==> flow/design.v <==
module alu16bit (
  input clk,                 
  input reset,               
  input [2:0] operation,     
  input [15:0] operand_A,
  input [15:0] operand_B,
  output reg [31:0] result, 
  output reg carry_flag,
  output reg zero_flag
);
parameter [2:0] ADD  = 3'b000,
                SUB  = 3'b001,
                MUL  = 3'b010,
                AND  = 3'b011,
                OR   = 3'b100,
                NAND = 3'b101,
                NOR  = 3'b110,
                XOR  = 3'b111;
reg [31:0] alu_result;  
reg alu_carry;
reg alu_zero;
always @(*) begin
  alu_result = 32'b0;
  alu_carry  = 1'b0;
  alu_zero   = 1'b0;
  case (operation)
    ADD: begin
      {alu_carry, alu_result} = {1'b0, operand_A} + {1'b0, operand_B};
      alu_zero = (alu_result[15:0] == 16'b0);
    end
    SUB: begin
      {alu_carry, alu_result} = {1'b0, operand_A} - {1'b0, operand_B};
      alu_zero = (alu_result[15:0] == 16'b0);
    end
    MUL: begin
      alu_result = operand_A * operand_B;   
      alu_zero = (alu_result == 32'b0);
    end
    AND: begin
      alu_result = {16'b0, (operand_A & operand_B)};
      alu_zero = (alu_result[15:0] == 16'b0);
    end
    OR: begin
      alu_result = {16'b0, (operand_A | operand_B)};
      alu_zero = (alu_result[15:0] == 16'b0);
    end
    NAND: begin
      alu_result = {16'b0, ~(operand_A & operand_B)};
      alu_zero = (alu_result[15:0] == 16'b0);
    end
    NOR: begin
      alu_result = {16'b0, ~(operand_A | operand_B)};
      alu_zero = (alu_result[15:0] == 16'b0);
    end
    XOR: begin
      alu_result = {16'b0, (operand_A ^ operand_B)};
      alu_zero = (alu_result[15:0] == 16'b0);
    end
    default: begin
      alu_result = 32'b0;
      alu_carry  = 1'b0;
      alu_zero   = 1'b1;
    end
  endcase
end
always @(posedge clk) begin
  if (reset) begin
    result     <= 32'b0;
    carry_flag <= 1'b0;
    zero_flag  <= 1'b0;
  end else begin
    result     <= alu_result;
    carry_flag <= alu_carry;
    zero_flag  <= alu_zero;
  end
end
endmodule
# [Reports on alu16bit]
# Tool output for the design above, in the order of the flow.
# Line numbers count from 1 in the design file above.
# Not given: -
[inputs] top_module="alu16bit" clock_port="clk" lib="sky130hd" pvt_corner="tt_025C_1v80"

# [After elaboration]
# Yosys after proc, flatten, opt, wreduce and memory -nomap, before mapping. Enables and synchronous resets that opt folds into registers are not counted as muxes. Memory bits, and registers merged into a memory's read port (data or address), are not among the register bits. Print and check cells are not counted. Equal cells are merged and count once.
[classes] reduce_logical=10 n_mux=3 n_mul=1 n_logic=5 eq_ne=7 n_addsub=2
[ops] cell="16-bit by 16-bit multiplier with 32-bit output" count=1
[ops] cell="32-bit parallel mux with 8-bit select" count=1
[ops] cell="16-bit zero test" count=7
[ops] cell="16-bit NOT" count=2
[ops] cell="32-bit zero test" count=1
[ops] cell="16-bit by 16-bit adder with 17-bit output" count=1
[ops] cell="16-bit by 16-bit subtractor with 17-bit output" count=1
[ops] cell="16-bit AND" count=1
[ops] cell="16-bit OR" count=1
[ops] cell="16-bit XOR" count=1
[ops] cell="3-bit equality test (second input constant)" count=4
[ops] cell="1-bit parallel mux with 8-bit select" count=1
[ops] cell="3-bit by 2-bit equality test with 1-bit output (second input constant)" count=2
[ops] cell="6-bit OR reduction" count=1
[ops] cell="3-bit by 1-bit equality test with 1-bit output (second input constant)" count=1
[ops] cell="3-bit zero test" count=1
[ops] cell="1-bit parallel mux with 3-bit select" count=1
[word_totals] ff_bits=34 elab_cells=31

# [Depth]
# Depth = most cells in a row (Yosys ltp): at word level without a register or memory, in the mapped netlist without a sequential cell, where the memories' decode and read muxes count.
[logic_depth] ltp_word=4 ABC_AREA=0 depth_mapped=25

# [Synthesis result]
# Yosys stat after the flow's synthesis: flattened, memories mapped to cells. It holds for the ABC_AREA given above (unset counts as 0); a run with the other value may have another netlist.
# The area totals of this step are shown rounded.
[synth_totals] ff_cells=34 cell_count=1602 area_um2=12600 seq_area_um2=681
[types] cell_type="sky130_fd_sc_hd__fa_1" count=196 type_area_um2=3.92E+03
[types] cell_type="sky130_fd_sc_hd__ha_1" count=152 type_area_um2=1.9E+03
[types] cell_type="sky130_fd_sc_hd__inv_1" count=282 type_area_um2=1.06E+03
[types] cell_type="sky130_fd_sc_hd__nand2_1" count=194 type_area_um2=728.198
[types] cell_type="sky130_fd_sc_hd__nor2_1" count=187 type_area_um2=701.923
[types] cell_type="sky130_fd_sc_hd__dfxtp_1" count=34 type_area_um2=680.653
[types] cell_type="sky130_fd_sc_hd__a21oi_1" count=67 type_area_um2=335.322
[types] cell_type="sky130_fd_sc_hd__o21ai_0" count=52 type_area_um2=260.25
[types] cell_type="sky130_fd_sc_hd__xnor2_1" count=29 type_area_um2=253.994
[types] cell_type="sky130_fd_sc_hd__clkbuf_1" count=59 type_area_um2=221.462
[types] cell_type="sky130_fd_sc_hd__xor2_1" count=24 type_area_um2=210.202
[types] cell_type="sky130_fd_sc_hd__nor3_1" count=33 type_area_um2=165.158
[types] cell_type="sky130_fd_sc_hd__nand4_1" count=21 type_area_um2=131.376
[types] cell_type="sky130_fd_sc_hd__a211oi_1" count=16 type_area_um2=120.115
[types] cell_type="sky130_fd_sc_hd__nand3_1" count=19 type_area_um2=95.091
[types] cell_type="sky130_fd_sc_hd__nor4_1" count=15 type_area_um2=93.84
[types] cell_type="sky130_fd_sc_hd__a21o_1" count=12 type_area_um2=90.086
[types] cell_type="sky130_fd_sc_hd__o21a_1" count=12 type_area_um2=90.086
# Other cell types: 61; their cells: 198.

# [Timing after synthesis]
# Source: OpenSTA report_checks on the synthesized netlist (no wires, ideal clock, input and output delay 20% of the period each), path of least setup slack; recovery checks are left aside. Register names are those of the netlist, which keeps one name where synthesis merged equal registers.
[synth_timing] path_type="input to register" startpoint="input port operand_B[4]" endpoint="register result[30]" driving_pins=24 arrival_time_ns=7.215 input_delay_ns=1.440 n_path_buf=1 setup_time_ns=0.066 t_required_ns=7.134 path_delay_ns=5.841 path_slack_ns=-0.080 tclk_ns=7.2 period_less_setup_slack_ns=7.28
# "path_delay_ns" is the arrival time less input delay plus setup time.
# "driving_pins": output pins that drive a net of the path, with the launching flip-flop's if there is one; two outputs of one cell count as two.
# "period_less_setup_slack_ns" is the clock period less the worst setup slack; recovery checks do not enter. This is arithmetic on one report: input and output delays are still those of the set period (20% each).
# The rows between start and end are the longest chain of elaborated cells between them; the timing report does not say that the signal goes this way. Where chains are equally long, one stands for them.
# Each line given opens the expression or statement behind the cell; cells for indexed reads and writes are added by Yosys, which also makes memories of some case tables.
[synth_via] cell_sequence="sky130_fd_sc_hd__inv_1 -> sky130_fd_sc_hd__buf_1 -> sky130_fd_sc_hd__nor2_1 -> sky130_fd_sc_hd__fa_1 -> sky130_fd_sc_hd__inv_1 -> sky130_fd_sc_hd__fa_1 -> sky130_fd_sc_hd__fa_1 -> sky130_fd_sc_hd__inv_1 -> sky130_fd_sc_hd__fa_1 -> sky130_fd_sc_hd__fa_1 -> sky130_fd_sc_hd__inv_1 -> sky130_fd_sc_hd__fa_1 -> sky130_fd_sc_hd__inv_1 -> sky130_fd_sc_hd__ha_1 -> sky130_fd_sc_hd__nand3_1 -> sky130_fd_sc_hd__nor2_1 -> sky130_fd_sc_hd__a221oi_1 -> sky130_fd_sc_hd__o221a_2 -> sky130_fd_sc_hd__a2bb2oi_1 -> sky130_fd_sc_hd__a31oi_1 -> sky130_fd_sc_hd__or3_1 -> sky130_fd_sc_hd__and4_1 -> sky130_fd_sc_hd__o21a_1 -> sky130_fd_sc_hd__nor2_1" elab_chain_cells=2 cells_between=3 lines_between=3
[synth_rtl] element="start: declaration" line=6 text="input [15:0] operand_B,"
[synth_rtl] element="16-bit by 16-bit multiplier with 32-bit output" line=36 text="alu_result = operand_A * operand_B;"
[synth_rtl] element="32-bit parallel mux with 8-bit select" line=26 text="case (operation)"
[synth_rtl] element="end: assignment" line=68 text="result     <= 32'b0;"
[synth_rtl] element="end: assignment" line=72 text="result     <= alu_result;"
[synth_rtl] element="end: declaration" line=7 text="output reg [31:0] result,"

# [Timing after layout]
# Path of least setup slack in the final report of record 1 (OpenROAD, finished layout, wires in). Where an end is a register, its clock arrival counts in the times.
[layout_timing] path_type="input to register" startpoint="input port operand_B[3]" endpoint="register result[31]" setup_time_ns=0.07 driving_pins=24 tclk_ns=7.2 arrival_time_ns=7.76 n_path_buf=3 t_required_ns=7.44 input_delay_ns=1.44 path_slack_ns=-0.33
# The rows between start and end are the longest chain of elaborated cells between them; the timing report does not say that the signal goes this way. Where chains are equally long, one stands for them.
[layout_via] cell_sequence="sky130_fd_sc_hd__clkdlybuf4s15_1 -> sky130_fd_sc_hd__clkbuf_8 -> sky130_fd_sc_hd__nand2_1 -> sky130_fd_sc_hd__fa_1 -> sky130_fd_sc_hd__fa_1 -> sky130_fd_sc_hd__fa_1 -> sky130_fd_sc_hd__fa_1 -> sky130_fd_sc_hd__inv_1 -> sky130_fd_sc_hd__fa_1 -> sky130_fd_sc_hd__inv_1 -> sky130_fd_sc_hd__fa_1 -> sky130_fd_sc_hd__inv_1 -> sky130_fd_sc_hd__ha_2 -> sky130_fd_sc_hd__and3_4 -> sky130_fd_sc_hd__o21a_1 -> sky130_fd_sc_hd__o31a_1 -> sky130_fd_sc_hd__buf_4 -> sky130_fd_sc_hd__a211o_4 -> sky130_fd_sc_hd__a21oi_4 -> sky130_fd_sc_hd__o21ai_4 -> sky130_fd_sc_hd__a21oi_2 -> sky130_fd_sc_hd__mux2i_1 -> sky130_fd_sc_hd__or3_1 -> sky130_fd_sc_hd__a21oi_2" elab_chain_cells=2 cells_between=3 lines_between=3
[layout_rtl] element="start: declaration" line=6 text="input [15:0] operand_B,"
[layout_rtl] element="16-bit by 16-bit multiplier with 32-bit output" line=36 text="alu_result = operand_A * operand_B;"
[layout_rtl] element="32-bit parallel mux with 8-bit select" line=26 text="case (operation)"
[layout_rtl] element="end: assignment" line=68 text="result     <= 32'b0;"
[layout_rtl] element="end: assignment" line=72 text="result     <= alu_result;"
[layout_rtl] element="end: declaration" line=7 text="output reg [31:0] result,"

# Record of 5 stored runs of the RTL-to-layout flow on alu16bit, platform sky130hd. The runs are unordered. Constraints: input delay and output delay 20% of the set period each, output load 0.01 pF.
# "period_less_ws_ns" is the run's clock period less its worst setup slack. It is reckoned from that one timing run; input and output delays stay at 20% of the period that was set.
# Measured values are rounded.
run="record 1" settings CELL_PAD_IN_SITES_GLOBAL_PLACEMENT=3 CORE_MARGIN=3 GPL_ROUTABILITY_DRIVEN=0 GPL_TIMING_DRIVEN=0 SETUP_SLACK_MARGIN=-0.55 SLEW_MARGIN=5 TNS_END_PERCENT=30 period_ns=7.2 CAP_MARGIN=20 CORE_UTILIZATION=40
run="record 1" results die_um2=33700 synthArea_um2=12600 period_less_ws_ns=7.529 ws_setup_ns=-0.329 post_route_util_pct=47.3 hold_worst_slack_ns=1.73
run="record 2" settings ABC_AREA=0 CELL_PAD_IN_SITES_GLOBAL_PLACEMENT=3 CORE_MARGIN=10 CORE_UTILIZATION=49 CTS_CLUSTER_DIAMETER=205 HOLD_SLACK_MARGIN=-0.04 MAX_ROUTING_LAYER="met4" SLEW_MARGIN=0 TNS_END_PERCENT=15 period_ns=7.16 CAP_MARGIN=20
run="record 2" outcome="no final report: placement broke off with GPL-0301"
run="record 3" settings ABC_AREA=0 CORE_MARGIN=10 CORE_UTILIZATION=63 CTS_CLUSTER_DIAMETER=205 HOLD_SLACK_MARGIN=-0.04 MAX_ROUTING_LAYER="met4" SLEW_MARGIN=5 TNS_END_PERCENT=15 period_ns=7.16 CAP_MARGIN=20
run="record 3" results period_less_ws_ns=7.762 post_route_util_pct=84.0 hold_worst_slack_ns=2.03 die_um2=26100 synthArea_um2=12600 ws_setup_ns=-0.602
run="record 4" settings CELL_PAD_IN_SITES_GLOBAL_PLACEMENT=3 CORE_MARGIN=3 CORE_UTILIZATION=28 CTS_CLUSTER_SIZE=77 GPL_ROUTABILITY_DRIVEN=0 GPL_TIMING_DRIVEN=1 MIN_ROUTING_LAYER="met2" PLACE_DENSITY_LB_ADDON=0.07 SLEW_MARGIN=10 period_ns=6.18 CAP_MARGIN=20
run="record 4" results ws_setup_ns=-0.800 hold_worst_slack_ns=1.52 post_route_util_pct=42.5 period_less_ws_ns=6.980 synthArea_um2=12600 die_um2=47600
run="record 5" settings CTS_CLUSTER_DIAMETER=205 HOLD_SLACK_MARGIN=-0.04 TNS_END_PERCENT=15 period_ns=7.2 CAP_MARGIN=20 CORE_MARGIN=2 CORE_UTILIZATION=40 SLEW_MARGIN=20
run="record 5" results period_less_ws_ns=7.046 post_route_util_pct=54.5 ws_setup_ns=0.154 hold_worst_slack_ns=1.89 synthArea_um2=12600 die_um2=32900
